==> flow/design.v <==
/*verilator lint_off MULTITOP*/
module num_rpad #(
    parameter int IN_WIDTH  = 32,
    parameter int OUT_WIDTH = 32
) (
    input  logic [ IN_WIDTH-1:0] in,
    output logic [OUT_WIDTH-1:0] out
);
  localparam int EXTEND = OUT_WIDTH - IN_WIDTH;
  assign out = {in, {EXTEND{1'b0}}};
endmodule
module num_sneg #(
    parameter int WIDTH = 32
) (
    input  logic signed [WIDTH-1:0] in,
    output logic signed [WIDTH-1:0] out
);
  assign out = -in;
endmodule
module num_sabs #(
    parameter int WIDTH = 32
) (
    input  logic signed [WIDTH-1:0] in,
    output logic signed [WIDTH-1:0] out
);
  assign out = in[WIDTH-1] ? -in : in;
endmodule
module num_min #(
    parameter int WIDTH = 32
) (
    input  logic [WIDTH-1:0] left,
    input  logic [WIDTH-1:0] right,
    output logic [WIDTH-1:0] out
);
  assign out = (left < right) ? left : right;
endmodule
module num_max #(
    parameter int WIDTH = 32
) (
    input  logic [WIDTH-1:0] left,
    input  logic [WIDTH-1:0] right,
    output logic [WIDTH-1:0] out
);
  assign out = (left > right) ? left : right;
endmodule
module num_smin #(
    parameter int WIDTH = 32
) (
    input  logic signed [WIDTH-1:0] left,
    input  logic signed [WIDTH-1:0] right,
    output logic signed [WIDTH-1:0] out
);
  assign out = (left < right) ? left : right;
endmodule
module num_smax #(
    parameter int WIDTH = 32
) (
    input  logic signed [WIDTH-1:0] left,
    input  logic signed [WIDTH-1:0] right,
    output logic signed [WIDTH-1:0] out
);
  assign out = (left > right) ? left : right;
endmodule
module num_ssignbit #(
    parameter int WIDTH = 32
) (
    input logic signed [WIDTH-1:0] in,
    output logic out
);
  assign out = in[WIDTH-1];
endmodule
module num_sadd #(
    parameter int LEFT_WIDTH = 32,
    parameter int LEFT_LSB = 0,
    parameter int RIGHT_WIDTH = 32,
    parameter int RIGHT_LSB = 0,
    parameter int OUT_WIDTH = 33
) (
    input  logic signed [ LEFT_WIDTH-1:0] left,
    input  logic signed [RIGHT_WIDTH-1:0] right,
    output logic signed [  OUT_WIDTH-1:0] out
);
  logic signed [  LEFT_LSB+LEFT_WIDTH-1:0] left_aligned;
  logic signed [RIGHT_LSB+RIGHT_WIDTH-1:0] right_aligned;
  assign left_aligned = {left, {LEFT_LSB{1'b0}}};
  assign right_aligned = {right, {RIGHT_LSB{1'b0}}};
  assign out = left_aligned + right_aligned;
endmodule
module num_smul #(
    parameter int LEFT_WIDTH = 32,
    parameter int RIGHT_WIDTH = 32,
    parameter int OUT_WIDTH = 64,
    parameter int OUT_LSB = 0
) (
    input  logic signed [ LEFT_WIDTH-1:0] left,
    input  logic signed [RIGHT_WIDTH-1:0] right,
    input  logic                          go,
    input  logic                          reset,
    input  logic                          clk,
    output logic signed [  OUT_WIDTH-1:0] out,
    output logic                          done
);
  logic [1:0] done_buffer;
  assign done = done_buffer[1];
  logic signed [       LEFT_WIDTH-1:0] left_tmp;
  logic signed [      RIGHT_WIDTH-1:0] right_tmp;
  logic signed [OUT_LSB+OUT_WIDTH-1:0] out_tmp;
  assign out = out_tmp[OUT_LSB+OUT_WIDTH-1:OUT_LSB];
  always_ff @(posedge clk) begin
    if (go) begin
      done_buffer[0] <= 1;
      done_buffer[1] <= done_buffer[0];
    end else begin
      done_buffer <= 0;
    end
  end
  always_ff @(posedge clk) begin
    if (!reset && go) begin
      left_tmp  <= left;
      right_tmp <= right;
    end else begin
      left_tmp  <= 0;
      right_tmp <= 0;
    end
  end
  always_ff @(posedge clk) begin
    if (reset) begin
      out_tmp <= 0;
    end else if (go) begin
      out_tmp <= left_tmp * right_tmp;
    end else begin
      out_tmp <= out_tmp;
    end
  end
endmodule
module smul_q31 (
    input  logic        clk,
    input  logic        reset,
    input  logic        go,
    input  logic [31:0] left,
    input  logic [31:0] right,
    output logic [31:0] out,
    output logic        done
);
  num_smul #(
      .LEFT_WIDTH (32),
      .RIGHT_WIDTH(32),
      .OUT_WIDTH  (32),
      .OUT_LSB    (31)
  ) mul (
      .left (left),
      .right(right),
      .go   (go),
      .reset(reset),
      .clk  (clk),
      .out  (out),
      .done (done)
  );
endmodule
==> From RTL to reports: smul_q31 <==
The steps from the RTL of smul_q31 to its reports follow in flow order.
Lines are those of the file above, counted from 1.
Operators carry their Yosys type and port widths (W data, S select, Z words).
Cell names lack the library's common part.
{ "inputs": {"top_module": "smul_q31", "clock": "clk", "library": "sky130hd", "corner": "tt_025C_1v80"} }

==> Word level <==
Yosys after proc, flatten, opt, wreduce and memory -nomap, before mapping. Enables and synchronous resets that opt folds into registers are not counted as muxes. Memory bits, and registers merged into a memory's read port (data or address), are not among the register bits. Print and check cells are not counted. Equal cells are merged and count once.
{ "bits": {"reg_bits": 129, "in_bits": 67, "output_inout_bits": 33, "word_cells": 9} }
{ "op_classes": {"mul": 1, "mux": 1, "reduce_logical": 2} }
{ "op_table": {"columns": ["cell", "n"], "rows": [
  ["$mul A32 B32 Y63", 1],
  ["$logic_and A1 B1 Y1", 1],
  ["$logic_not A1 Y1", 1],
  ["$mux W1", 1]
]} }

==> Logic depth <==
Longest topological path by Yosys (ltp), each cell counted once; first at word level (registers and memories cut), then after technology mapping (sequential cells cut; the memories' decode and read muxes count).
{ "depth": {"word_depth": 2, "abc_area": 0, "ltp_mapped": 31, "ltp_nobuf": 29} }

==> Mapped cells and area <==
Yosys stat after the flow's synthesis: flattened, memories mapped to cells. It holds for the ABC_AREA given above (unset counts as 0); a run with the other value may have another netlist.
{ "mapped": {"cell_count": 4030, "area_um2": 38445.6, "seq_area_um2": 1961.9, "ffs": 98, "buffers": 214} }
{ "types": {"columns": ["cell_type", "n", "type_area_um2"], "rows": [
  ["fa_1", 1072, 2.15E+04],
  ["and2_1", 590, 3691.04],
  ["inv_1", 969, 3.64E+03],
  ["ha_1", 178, 2.23E+03],
  ["dfxtp_1", 98, 1.96E+03],
  ["nand2_1", 513, 1.93E+03],
  ["clkbuf_1", 210, 788.256],
  ["xnor2_1", 33, 289.027],
  ["a21oi_1", 52, 260.25],
  ["a21o_1", 24, 180.173],
  ["mux2i_1", 17, 170.163],
  ["nor2b_1", 27, 168.912],
  ["nor2_1", 35, 131.376],
  ["o21ai_0", 24, 120.115],
  ["nor3b_1", 13, 97.594],
  ["o21bai_1", 12, 90.086],
  ["nand2b_1", 14, 87.584],
  ["nand4_1", 14, 87.584]
]} }
Not listed: further types 50, cells in them 135.
By module: a second synthesis without flattening, with its own total; a netlist apart from the flattened one above.
{ "unflattened": {"hier_cells": 4019, "area_unflattened_um2": 38232.9} }
Each row is one instance without its submodules.
{ "by_module": {"columns": ["mod", "n_inst", "n_cells", "area_um2", "mod_seq_area_um2"], "rows": [
  ["num_smul", 1, 4019, 38232.9, 1961.9],
  ["smul_q31", 1, 0, 0.0, 0.0]
]} }

==> Timing after synthesis <==
OpenSTA on the mapped netlist: ideal clock, no wires. The path of least setup slack (recovery checks aside). Input and output delay are each 20% of the period. Register names are those of the netlist, which keeps one name where synthesis merged equal registers.
{ "synth_timing": {"path_type": "register to register", "startpoint": "reg mul.left_tmp[31]", "endpoint": "reg mul.out_tmp[60]", "tclk_ps": 8000, "setup_time_ps": 134, "t_first_pin_ps": 0, "arrival_ps": 7780, "required_time_ps": 7866, "setup_slack_ps": 86, "path_delay_ps": 7914, "stages": 27, "path_buffers": 2, "synth_period_reached_ps": 7914} }
"path_delay_ps" is the arrival time less input delay plus setup time.
"stages": output pins that drive a net of the path, with the launching flip-flop's if there is one; two outputs of one cell count as two.
"synth_period_reached_ps" is the clock period less the worst setup slack; recovery checks do not enter. This is arithmetic on one report: input and output delays are still those of the set period (20% each).
Between the ends stands the longest chain of elaborated cells between them, by number of cells; it is not shown to be the way that was timed. Of several equally long chains one is given.
Each line given opens the expression or statement behind the cell; cells for indexed reads and writes are added by Yosys, which also makes memories of some case tables.
A register here has more assigning lines than the two given.
{ "synth_via": {"path_cell_list": "dfxtp_1 > clkbuf_1 > nand2_1 > inv_1 > fa_1 > inv_1 > fa_1 > fa_1 > inv_1 > fa_1 > inv_1 > fa_1 > inv_1 > fa_1 > inv_1 > fa_1 > fa_1 > inv_1 > ha_1 > clkbuf_1 > a21oi_1 > a21oi_1 > or4_1 > o221ai_4 > o21ai_2 > nor4b_4 > or4_1", "elab_chain_len": 1, "cone_cells": 1, "lines_between": 1, "classes_between": "1 x mul"} }
{ "synth_rtl": {"columns": ["element", "line_no", "text"], "rows": [
  ["from (decl)", 105, "logic signed [       LEFT_WIDTH-1:0] left_tmp;"],
  ["from (assign)", 119, "left_tmp  <= left;"],
  ["from (assign)", 122, "left_tmp  <= 0;"],
  ["$mul A32 B32 Y63", 130, "out_tmp <= left_tmp * right_tmp;"],
  ["to (assign)", 130, null],
  ["to (assign)", 132, "out_tmp <= out_tmp;"],
  ["to (decl)", 107, "logic signed [OUT_LSB+OUT_WIDTH-1:0] out_tmp;"]
]} }

==> Path in the finished layout <==
From the final timing report of flow run A: the path of least setup slack in the routed layout; clock arrival at registers is part of the times.
The report prints the path's times to 10 ps; the period is as set.
{ "layout_timing": {"path_type": "register to register", "startpoint": "reg mul.right_tmp[12]", "endpoint": "reg mul.out_tmp[56]", "tclk_ps": 8000, "setup_time_ps": 90, "t_first_pin_ps": 420, "arrival_ps": 7850, "required_time_ps": 8330, "setup_slack_ps": 480, "stages": 24, "path_buffers": 1} }
Between the ends stands the longest chain of elaborated cells between them, by number of cells; it is not shown to be the way that was timed. Of several equally long chains one is given.
A register here has more assigning lines than the two given.
{ "layout_via": {"path_cell_list": "dfxtp_4 > buf_12 > and2_1 > fa_1 > inv_1 > fa_1 > fa_1 > fa_1 > fa_1 > inv_1 > fa_1 > fa_2 > fa_2 > ha_4 > a21o_1 > o21ba_4 > o221ai_4 > a221o_1 > a31oi_4 > o21ai_4 > or3_1 > a41oi_2 > xor2_1 > a211oi_1", "elab_chain_len": 1, "cone_cells": 1, "lines_between": 1, "classes_between": "1 x mul"} }
{ "layout_rtl": {"columns": ["element", "line_no", "text"], "rows": [
  ["from (decl)", 106, "logic signed [      RIGHT_WIDTH-1:0] right_tmp;"],
  ["from (assign)", 120, "right_tmp <= right;"],
  ["from (assign)", 123, "right_tmp <= 0;"],
  ["$mul A32 B32 Y63", 130, "out_tmp <= left_tmp * right_tmp;"],
  ["to (assign)", 130, null],
  ["to (assign)", 132, "out_tmp <= out_tmp;"],
  ["to (decl)", 107, "logic signed [OUT_LSB+OUT_WIDTH-1:0] out_tmp;"]
]} }

# Flow runs of smul_q31

Settings and measured results of 4 stored flow runs for module smul_q31 (sky130hd), not sorted in any way. The constraints put input and output delay at 20% of the set period each and load the outputs with 0.01 pF.
"achievedPeriod_ps": clock period set for the run, less the worst setup slack. It is reckoned from that one timing run; input and output delays stay at 20% of the period that was set.
By "timing.worst_path_ps" is meant the share of the clock period that the worst setup path is allowed (20% is reserved at inputs, 20% at outputs), minus its slack. Clock arrival times at its registers enter into it.
By "total_power_mw" is meant OpenSTA's value without simulated activity: inputs other than the clock are taken to toggle once in ten clock periods, and the tool carries that through the logic.
"timing.worst_path_ps" is given in steps of 10 ps.
[
  {
    "run": "flow run A",
    "settings": { "CAP_MARGIN": 40, "CELL_PAD_IN_SITES_GLOBAL_PLACEMENT": 0, "CORE_MARGIN": 9, "CORE_UTILIZATION": 45, "CTS_CLUSTER_SIZE": 89, "SETUP_SLACK_MARGIN": 2.5, "SLEW_MARGIN": 40, "period_ns": 8.0 },
    "results": { "synthesis_area_um2": 38445.6, "final_die_area_um2": 96279.9, "stdcell_area_um2": 45080.7, "layout_utilization_pct": 53.6, "worstSetupSlack_ps": 482, "setupTns_ps": 0, "hold_worst_slack_ps": 440, "total_power_mw": 3.654, "achievedPeriod_ps": 7518, "timing.worst_path_ps": 7520, "path_kind": "register to register" }
  },
  {
    "run": "flow run B",
    "settings": { "CAP_MARGIN": 25, "CELL_PAD_IN_SITES_DETAIL_PLACEMENT": 1, "CELL_PAD_IN_SITES_GLOBAL_PLACEMENT": 3, "CORE_MARGIN": 6, "CORE_UTILIZATION": 45, "CTS_CLUSTER_SIZE": 89, "GPL_ROUTABILITY_DRIVEN": 0, "PLACE_DENSITY_LB_ADDON": 0.05, "SETUP_SLACK_MARGIN": 2.5, "SLEW_MARGIN": 40, "period_ns": 8.0 },
    "results": { "synthesis_area_um2": 38445.6, "final_die_area_um2": 92592.4, "stdcell_area_um2": 44770.4, "layout_utilization_pct": 53.2, "worstSetupSlack_ps": 367, "setupTns_ps": 0, "hold_worst_slack_ps": 458, "total_power_mw": 3.735, "achievedPeriod_ps": 7633, "timing.worst_path_ps": 7630, "path_kind": "register to register" }
  },
  {
    "run": "flow run C",
    "settings": { "CORE_UTILIZATION": 45, "SETUP_SLACK_MARGIN": 1.62, "period_ns": 7.68, "CAP_MARGIN": 20, "CORE_MARGIN": 2, "SLEW_MARGIN": 20 },
    "results": { "synthesis_area_um2": 38445.6, "final_die_area_um2": 87787.8, "stdcell_area_um2": 45113.3, "layout_utilization_pct": 53.2, "worstSetupSlack_ps": 192, "setupTns_ps": 0, "hold_worst_slack_ps": 455, "total_power_mw": 3.789, "achievedPeriod_ps": 7488, "timing.worst_path_ps": 7490, "path_kind": "register to register" }
  },
  {
    "run": "flow run D",
    "settings": { "CELL_PAD_IN_SITES_GLOBAL_PLACEMENT": 1, "CORE_MARGIN": 7, "CORE_UTILIZATION": 27, "CTS_CLUSTER_SIZE": 76, "GPL_ROUTABILITY_DRIVEN": 0, "GPL_TIMING_DRIVEN": 0, "PLACE_DENSITY": 0.49, "SLEW_MARGIN": 25, "TNS_END_PERCENT": 80, "period_ns": 4.85, "CAP_MARGIN": 20 },
    "results": { "synthesis_area_um2": 38445.6, "final_die_area_um2": 153151.0, "stdcell_area_um2": 47145.2, "layout_utilization_pct": 33.3, "worstSetupSlack_ps": -3058, "setupTns_ps": -84125, "hold_worst_slack_ps": 444, "total_power_mw": 6.506, "achievedPeriod_ps": 7908, "timing.worst_path_ps": 7910, "path_kind": "register to register" }
  }
]
